==> flow/design.v <==
module control_unit(
    input clk, rst,
    output reg a_sel, b_sel, PP1_CE, PP2_CE, add, PR_CE, PI_CE
);
    parameter S1 = 3'b001,
              S2 = 3'b010,
              S3 = 3'b011,
              S4 = 3'b100,
              S5 = 3'b101;
    reg [2:0] state, next;
    always @(posedge clk or posedge rst) begin
        if (rst)
            state <= S1;
        else
            state <= next;
    end
    always @(*) begin
        next = S1;
        PP1_CE = 0;
        PP2_CE = 0;
        add = 0;
        PR_CE = 0;
        PI_CE = 0;
        a_sel = 0;
        b_sel = 0;
        case (state) 
            S1: begin
					if(!rst)
                next = S2;
                PP1_CE = 1;
            end
            S2: begin
                next = S3;
                a_sel = 1;
                b_sel = 1;					 
                PP2_CE = 1;
            end
            S3: begin
                next = S4;
                b_sel = 1;
                PP1_CE = 1;					
                add = 1;
                PR_CE = 1;
            end
            S4: begin
                next = S5;
                a_sel = 1;
                PP2_CE = 1;
            end
            S5: begin
                next = S1;
                PI_CE = 1;
            end
        endcase
    end
endmodule
module datapath(
    input clk, rst,
    input a_sel, b_sel, PP1_CE, PP2_CE, add, PR_CE, PI_CE,
    input [11:0] ar, ai, br, bi,
    output reg [23:0] Pr, Pi
);
    wire [11:0] a_mux, b_mux;
    reg [23:0] PP1, PP2, PPs;
    wire [23:0] pro;
    assign a_mux = a_sel ? ai : ar;
    assign b_mux = b_sel ? bi : br;
    assign pro = a_mux * b_mux;  
    always @(posedge clk or posedge rst) begin
        if (rst) begin
            PP1 <= 0;
            PP2 <= 0;
        end else begin
            if (PP1_CE) 
                PP1 <= pro;
            if (PP2_CE) 
                PP2 <= pro;
        end
    end
    always @(*) begin
        if (!add)
            PPs = PP1 + PP2;
        else
            PPs = PP1 - PP2;
    end
    always @(posedge clk or posedge rst) begin
        if (rst) begin
            Pr <= 0;
            Pi <= 0;
        end else begin
            if (PR_CE) 
                Pr <= PPs;
            if (PI_CE) 
                Pi <= PPs;
        end
    end
endmodule
module top(
    input rst, clk,
    input [11:0] ar, ai, br, bi,
    output [23:0] Pi, Pr
);
    wire PP1_CE, PP2_CE, a_sel, b_sel, add, PI_CE, PR_CE;
    control_unit uut1(
        .clk(clk),
        .rst(rst),
        .a_sel(a_sel),
        .b_sel(b_sel),
        .PP1_CE(PP1_CE),
        .PP2_CE(PP2_CE),
        .add(add),
        .PR_CE(PR_CE),
        .PI_CE(PI_CE)
    );
    datapath uut2(
        .clk(clk),
        .rst(rst),
        .a_sel(a_sel),
        .b_sel(b_sel),
        .PP1_CE(PP1_CE),
        .PP2_CE(PP2_CE),
        .add(add),
        .PR_CE(PR_CE),
        .PI_CE(PI_CE),
        .ar(ar),
        .ai(ai),
        .br(br),
        .bi(bi),
        .Pr(Pr),
        .Pi(Pi)
    );
endmodule
Tool chain data of top
Tool output for the design above before and after an edit, in the order of the flow. "before" refers to lines of the RTL above, "after" to lines of the edited file. "change" is "after" less "before", of the values as shown; "relative change" is that difference over "before", in percent. Operators: Yosys type, input widths -> output width; for muxes data width and select width s. Library cell names are shortened. The mark - stands for no value.

Design top: top. Clock port: clk. Library: sky130hd. Timing corner: tt_025C_1v80.

Diff
Unified diff, file above to edited file. This change comes from a script, not from a designer. The edited design behaves differently; no optimisation was intended.

```diff
@@ -80,5 +80,5 @@
     always @(*) begin
         if (!add)
-            PPs = PP1 + PP2;
+            PPs = PP1 | PP2;
         else
             PPs = PP1 - PP2;
```

Word-level counts
Source: Yosys, flattened and elaborated, memories not mapped. Widths are those after wreduce; folded enables and synchronous resets count as part of the registers. Registers that Yosys merges into a memory's read port (data or address) are not register bits. Print and check cells do not count. Equal cells are merged and count once.

Word-level totals: input bits (before 50, after 50, change 0, relative change 0.00%); flip-flop bits (word level) (before 99, after 99, change 0, relative change 0.00%); output and inout bits (before 48, after 48, change 0, relative change 0.00%); word-level cells (before 26, after 26, change 0, relative change 0.00%).

Cells by class: mux-type cells (before 10, after 10, change 0, relative change 0.00%); eq/ne operators (before 5, after 5, change 0, relative change 0.00%); add/subtract/negate cells (before 2, after 1, change -1, relative change -50.00%); reductions and logical operators (before 3, after 3, change 0, relative change 0.00%); bitwise logic cells (before 0, after 1, change +1); $mul (before 1, after 1, change 0, relative change 0.00%).

Operator list: $add 24x24->24 (before 1, after 0, change -1, relative change -100.00%); $or 24x24->24 (before 0, after 1, change +1).

Operator kinds equal on both sides are left out: 11.

Longest topological paths
Longest topological path by Yosys (ltp), each cell counted once; first at word level (registers and memories cut), then after technology mapping (sequential cells cut; the memories' decode and read muxes count).

Logic depth: word-level depth (before 5, after 5, change 0, relative change 0.00%); ABC_AREA (before 0, after 0); depth in mapped cells (before 26, after 25, change -1, relative change -3.85%); depth with buffers taken out (before 22, after 22, change 0, relative change 0.00%).

Synthesis result
Yosys stat after the flow's synthesis: flattened, memories mapped to cells. It holds for the ABC_AREA given above (unset counts as 0); a run with the other value may have another netlist.

Cell types: inv_1 (before 159, after 223, change +64, relative change +40.25%); o21ai_0 (before 39, after 70, change +31, relative change +79.49%); mux2_2 (before 50, after 21, change -29, relative change -58.00%); a21oi_1 (before 78, after 53, change -25, relative change -32.05%); ha_1 (before 86, after 109, change +23, relative change +26.74%); nand2_1 (before 222, after 200, change -22, relative change -9.91%); xnor2_1 (before 41, after 22, change -19, relative change -46.34%); nand3_1 (before 10, after 20, change +10, relative change +100.00%); nor2b_1 (before 6, after 13, change +7, relative change +116.67%); o31ai_1 (before 11, after 6, change -5, relative change -45.45%); o21bai_1 (before 9, after 4, change -5, relative change -55.56%); nand4_1 (before 8, after 3, change -5, relative change -62.50%); a211oi_1 (before 4, after 9, change +5, relative change +125.00%); or3_1 (before 1, after 6, change +5, relative change +500.00%); nor4_1 (before 7, after 3, change -4, relative change -57.14%); a211oi_2 (before 0, after 4, change +4); nor2_1 (before 96, after 93, change -3, relative change -3.12%); clkbuf_1 (before 32, after 35, change +3, relative change +9.38%).

Cell types equal on both sides are left out: 9. The list need not be complete.

Mapped netlist: mapped flip-flops (before 101, after 101, change 0, relative change 0.00%); mapped area (um^2) (before 10571.4, after 10867.9, change +296.5, relative change +2.80%); buffers (before 39, after 44, change +5, relative change +12.82%); standard cells after synthesis (before 1213, after 1273, change +60, relative change +4.95%).

The figures by module come from a second, unflattened synthesis with its own total; it is not the netlist above.

Unflattened totals: cells (unflattened synthesis) (before 1114, after 1178, change +64, relative change +5.75%); area (unflattened synthesis) (um^2) (before 10518.8, after 10735.3, change +216.5, relative change +2.06%).

Each row is one instance without its submodules.

By module, before: datapath (instances 1, cells 1101, area 10341.2 um^2, seq. area 2402.3 um^2); control_unit (instances 1, cells 13, area 177.7 um^2, seq. area 126.4 um^2); top (instances 1, cells 0, area 0.0 um^2, seq. area 0.0 um^2).

By module, after: datapath (instances 1, cells 1165, area 10557.6 um^2, seq. area 2402.3 um^2); control_unit (instances 1, cells 13, area 177.7 um^2, seq. area 126.4 um^2); top (instances 1, cells 0, area 0.0 um^2, seq. area 0.0 um^2).

Path before layout
Source: OpenSTA report_checks on the synthesized netlist (no wires, ideal clock, input and output delay 20% of the period each), path of least setup slack; recovery checks are left aside. Register names are those of the netlist, which keeps one name where synthesis merged equal registers.

Timing after synthesis: kind (before input to register, after input to register); start point (before in br[4], after in br[4]); end point (before reg uut2.PP2[16], after reg uut2.PP1[14]); stages (before 20, after 19, change -1, relative change -5.00%); time at the first pin (ns) (before 1.400, after 1.400, change 0.000, relative change 0.00%); slack (ns) (before 0.605, after 0.801, change +0.196); input delay (ns) (before 1.400, after 1.400, change 0.000, relative change 0.00%); arrival time (ns) (before 6.260, after 6.074, change -0.186, relative change -2.97%); period (ns) (before 7.0, after 7.0, change 0.0, relative change 0.00%); setup time (ns) (before 0.135, after 0.125, change -0.010); path buffers (before 2, after 2, change 0, relative change 0.00%); path delay (ns) (before 4.995, after 4.799, change -0.196, relative change -3.92%); period reached after synthesis (ns) (before 6.395, after 6.199, change -0.196, relative change -3.06%).

"path delay" is the arrival time less input delay plus setup time. "stages": output pins that drive a net of the path, with the launching flip-flop's if there is one; two outputs of one cell count as two. "period reached after synthesis" = period - worst setup slack (recovery checks aside). The figure is calculated, with input and output delays left at 20% of the set period. The rows between start and end are the longest chain of elaborated cells between them; the timing report does not say that the signal goes this way. Where chains are equally long, one stands for them. A line is the first line of the expression or statement that the cell stems from. Yosys adds cells for indexed reads and writes and turns some case tables into memories.

On the way, after synthesis, before:
Cell sequence: mux2_2 -> clkbuf_1 -> nand2_1 -> fa_1 -> inv_1 -> fa_1 -> fa_1 -> fa_1 -> inv_1 -> fa_1 -> inv_1 -> ha_1 -> clkbuf_1 -> a21oi_1 -> nand2_1 -> a21o_1 -> or3_1 -> o21ai_0 -> xor2_1 -> o21ai_0. The entry for cells in the longest elaborated chain reads 2.

Ends and longest elaborated chain, after synthesis, before: start: declaration (RTL line 100) `input [11:0] ar, ai, br, bi,`; $mux 12 (RTL line 67) `assign b_mux = b_sel ? bi : br;`; $mul 12x12->24 (RTL line 68) `assign pro = a_mux * b_mux;`; end: assignment (RTL line 72) `PP2 <= 0;`; end: assignment (RTL line 77) `PP2 <= pro;`; end: declaration (RTL line 64) `reg [23:0] PP1, PP2, PPs;`.

On the way, after synthesis, after:
Cell sequence: mux2_2 -> clkbuf_1 -> nand2_1 -> fa_1 -> fa_1 -> fa_1 -> inv_1 -> fa_1 -> inv_1 -> fa_1 -> inv_1 -> ha_1 -> clkbuf_1 -> and2_1 -> a221o_1 -> nor2_1 -> o21ai_0 -> xor2_1 -> mux2_2. The entry for cells in the longest elaborated chain reads 2.

Ends and longest elaborated chain, after synthesis, after: start: declaration (RTL line 100) `input [11:0] ar, ai, br, bi,`; $mux 12 (RTL line 67) `assign b_mux = b_sel ? bi : br;`; $mul 12x12->24 (RTL line 68) `assign pro = a_mux * b_mux;`; end: assignment (RTL line 71) `PP1 <= 0;`; end: assignment (RTL line 75) `PP1 <= pro;`; end: declaration (RTL line 64) `reg [23:0] PP1, PP2, PPs;`.

Path in the finished layout
Path of least setup slack in the final report of each run of set A (OpenROAD, finished layout, wires in). Where an end is a register, its clock arrival counts in the times.

Timing post-layout: kind (before input to register, after input to register); start point (before in ar[8], after in ai[8]); end point (before reg uut2.PP2[17], after reg uut2.PP1[23]); arrival time (ns) (before 6.78, after 6.72, change -0.06, relative change -0.88%); setup time (ns) (before 0.11, after 0.14, change +0.03); slack (ns) (before 0.47, after 0.48, change +0.01); stages (before 20, after 20, change 0, relative change 0.00%); path buffers (before 3, after 1, change -2, relative change -66.67%); period (ns) (before 7.0, after 7.0, change 0.0, relative change 0.00%); input delay (ns) (before 1.40, after 1.40, change 0.00, relative change 0.00%); time at the first pin (ns) (before 1.40, after 1.40, change 0.00, relative change 0.00%).

The rows between start and end are the longest chain of elaborated cells between them; the timing report does not say that the signal goes this way. Where chains are equally long, one stands for them.

On the way, post-layout, before:
Cell sequence: clkdlybuf4s50_1 -> nand2_1 -> nand2_1 -> nand2_1 -> fa_1 -> inv_1 -> fa_1 -> inv_1 -> fa_1 -> fa_1 -> fa_1 -> inv_1 -> ha_1 -> nand3_1 -> buf_4 -> o311ai_0 -> buf_4 -> a31oi_1 -> xnor2_1 -> mux2_2. The entry for cells in the longest elaborated chain reads 2.

Ends and longest elaborated chain, post-layout, before: start: declaration (RTL line 100) `input [11:0] ar, ai, br, bi,`; $mux 12 (RTL line 66) `assign a_mux = a_sel ? ai : ar;`; $mul 12x12->24 (RTL line 68) `assign pro = a_mux * b_mux;`; end: assignment (RTL line 72) `PP2 <= 0;`; end: assignment (RTL line 77) `PP2 <= pro;`; end: declaration (RTL line 64) `reg [23:0] PP1, PP2, PPs;`.

On the way, post-layout, after:
Cell sequence: clkdlybuf4s50_1 -> nand2_1 -> nand2_1 -> nand2_1 -> fa_1 -> fa_1 -> inv_1 -> fa_1 -> fa_1 -> inv_1 -> fa_1 -> inv_1 -> ha_1 -> nand4_1 -> nor4_1 -> nor2_1 -> a21oi_1 -> o22ai_1 -> xnor2_1 -> a21oi_1. The entry for cells in the longest elaborated chain reads 2.

Ends and longest elaborated chain, post-layout, after: start: declaration (RTL line 100) `input [11:0] ar, ai, br, bi,`; $mux 12 (RTL line 66) `assign a_mux = a_sel ? ai : ar;`; $mul 12x12->24 (RTL line 68) `assign pro = a_mux * b_mux;`; end: assignment (RTL line 71) `PP1 <= 0;`; end: assignment (RTL line 75) `PP1 <= pro;`; end: declaration (RTL line 64) `reg [23:0] PP1, PP2, PPs;`.

Measured runs
Runs of the flow (Yosys, OpenROAD) on both versions; the two runs of a pair have the same settings. The constraints put input and output delay at 20% of the set period each and load the outputs with 0.01 pF.

Settings, set A:
For period_ns the number is 7.0. CAP_MARGIN: 20. The figure for CORE_MARGIN is 2. The figure for CORE_UTILIZATION is 40. SLEW_MARGIN: 20.

Final reports, set A: utilization in the final report (%) (before 48.3, after 47.0, change -1.3); area of the die (um^2) (before 27745.6, after 28503.6, change +758.0, relative change +2.73%); chip area in the Yosys report (um^2) (before 10571.4, after 10867.9, change +296.5, relative change +2.80%); worst-case hold slack (ns) (before 0.451, after 0.472, change +0.021); setup slack of the worst path (ns) (before 0.469, after 0.479, change +0.010).

Settings, set B:
ABC_AREA: 0. CAP_MARGIN: 5. The figure for CORE_MARGIN is 8. The figure for CORE_UTILIZATION is 51. Under CTS_CLUSTER_DIAMETER stands 28. Under CTS_CLUSTER_SIZE stands 50. The figure for GPL_ROUTABILITY_DRIVEN is 0. MIN_ROUTING_LAYER: met1. The figure for PLACE_DENSITY_LB_ADDON is 0.07. The figure for SETUP_SLACK_MARGIN is 0.68. For period_ns the number is 4.09. SLEW_MARGIN: 20.

Final reports, set B: utilization in the final report (%) (before 76.7, after 70.4, change -6.3); area of the die (um^2) (before 25590.4, after 26237.5, change +647.1, relative change +2.53%); chip area in the Yosys report (um^2) (before 10571.4, after 10867.9, change +296.5, relative change +2.80%); worst-case hold slack (ns) (before 0.483, after 0.477, change -0.006); setup slack of the worst path (ns) (before -1.435, after -1.519, change -0.084).
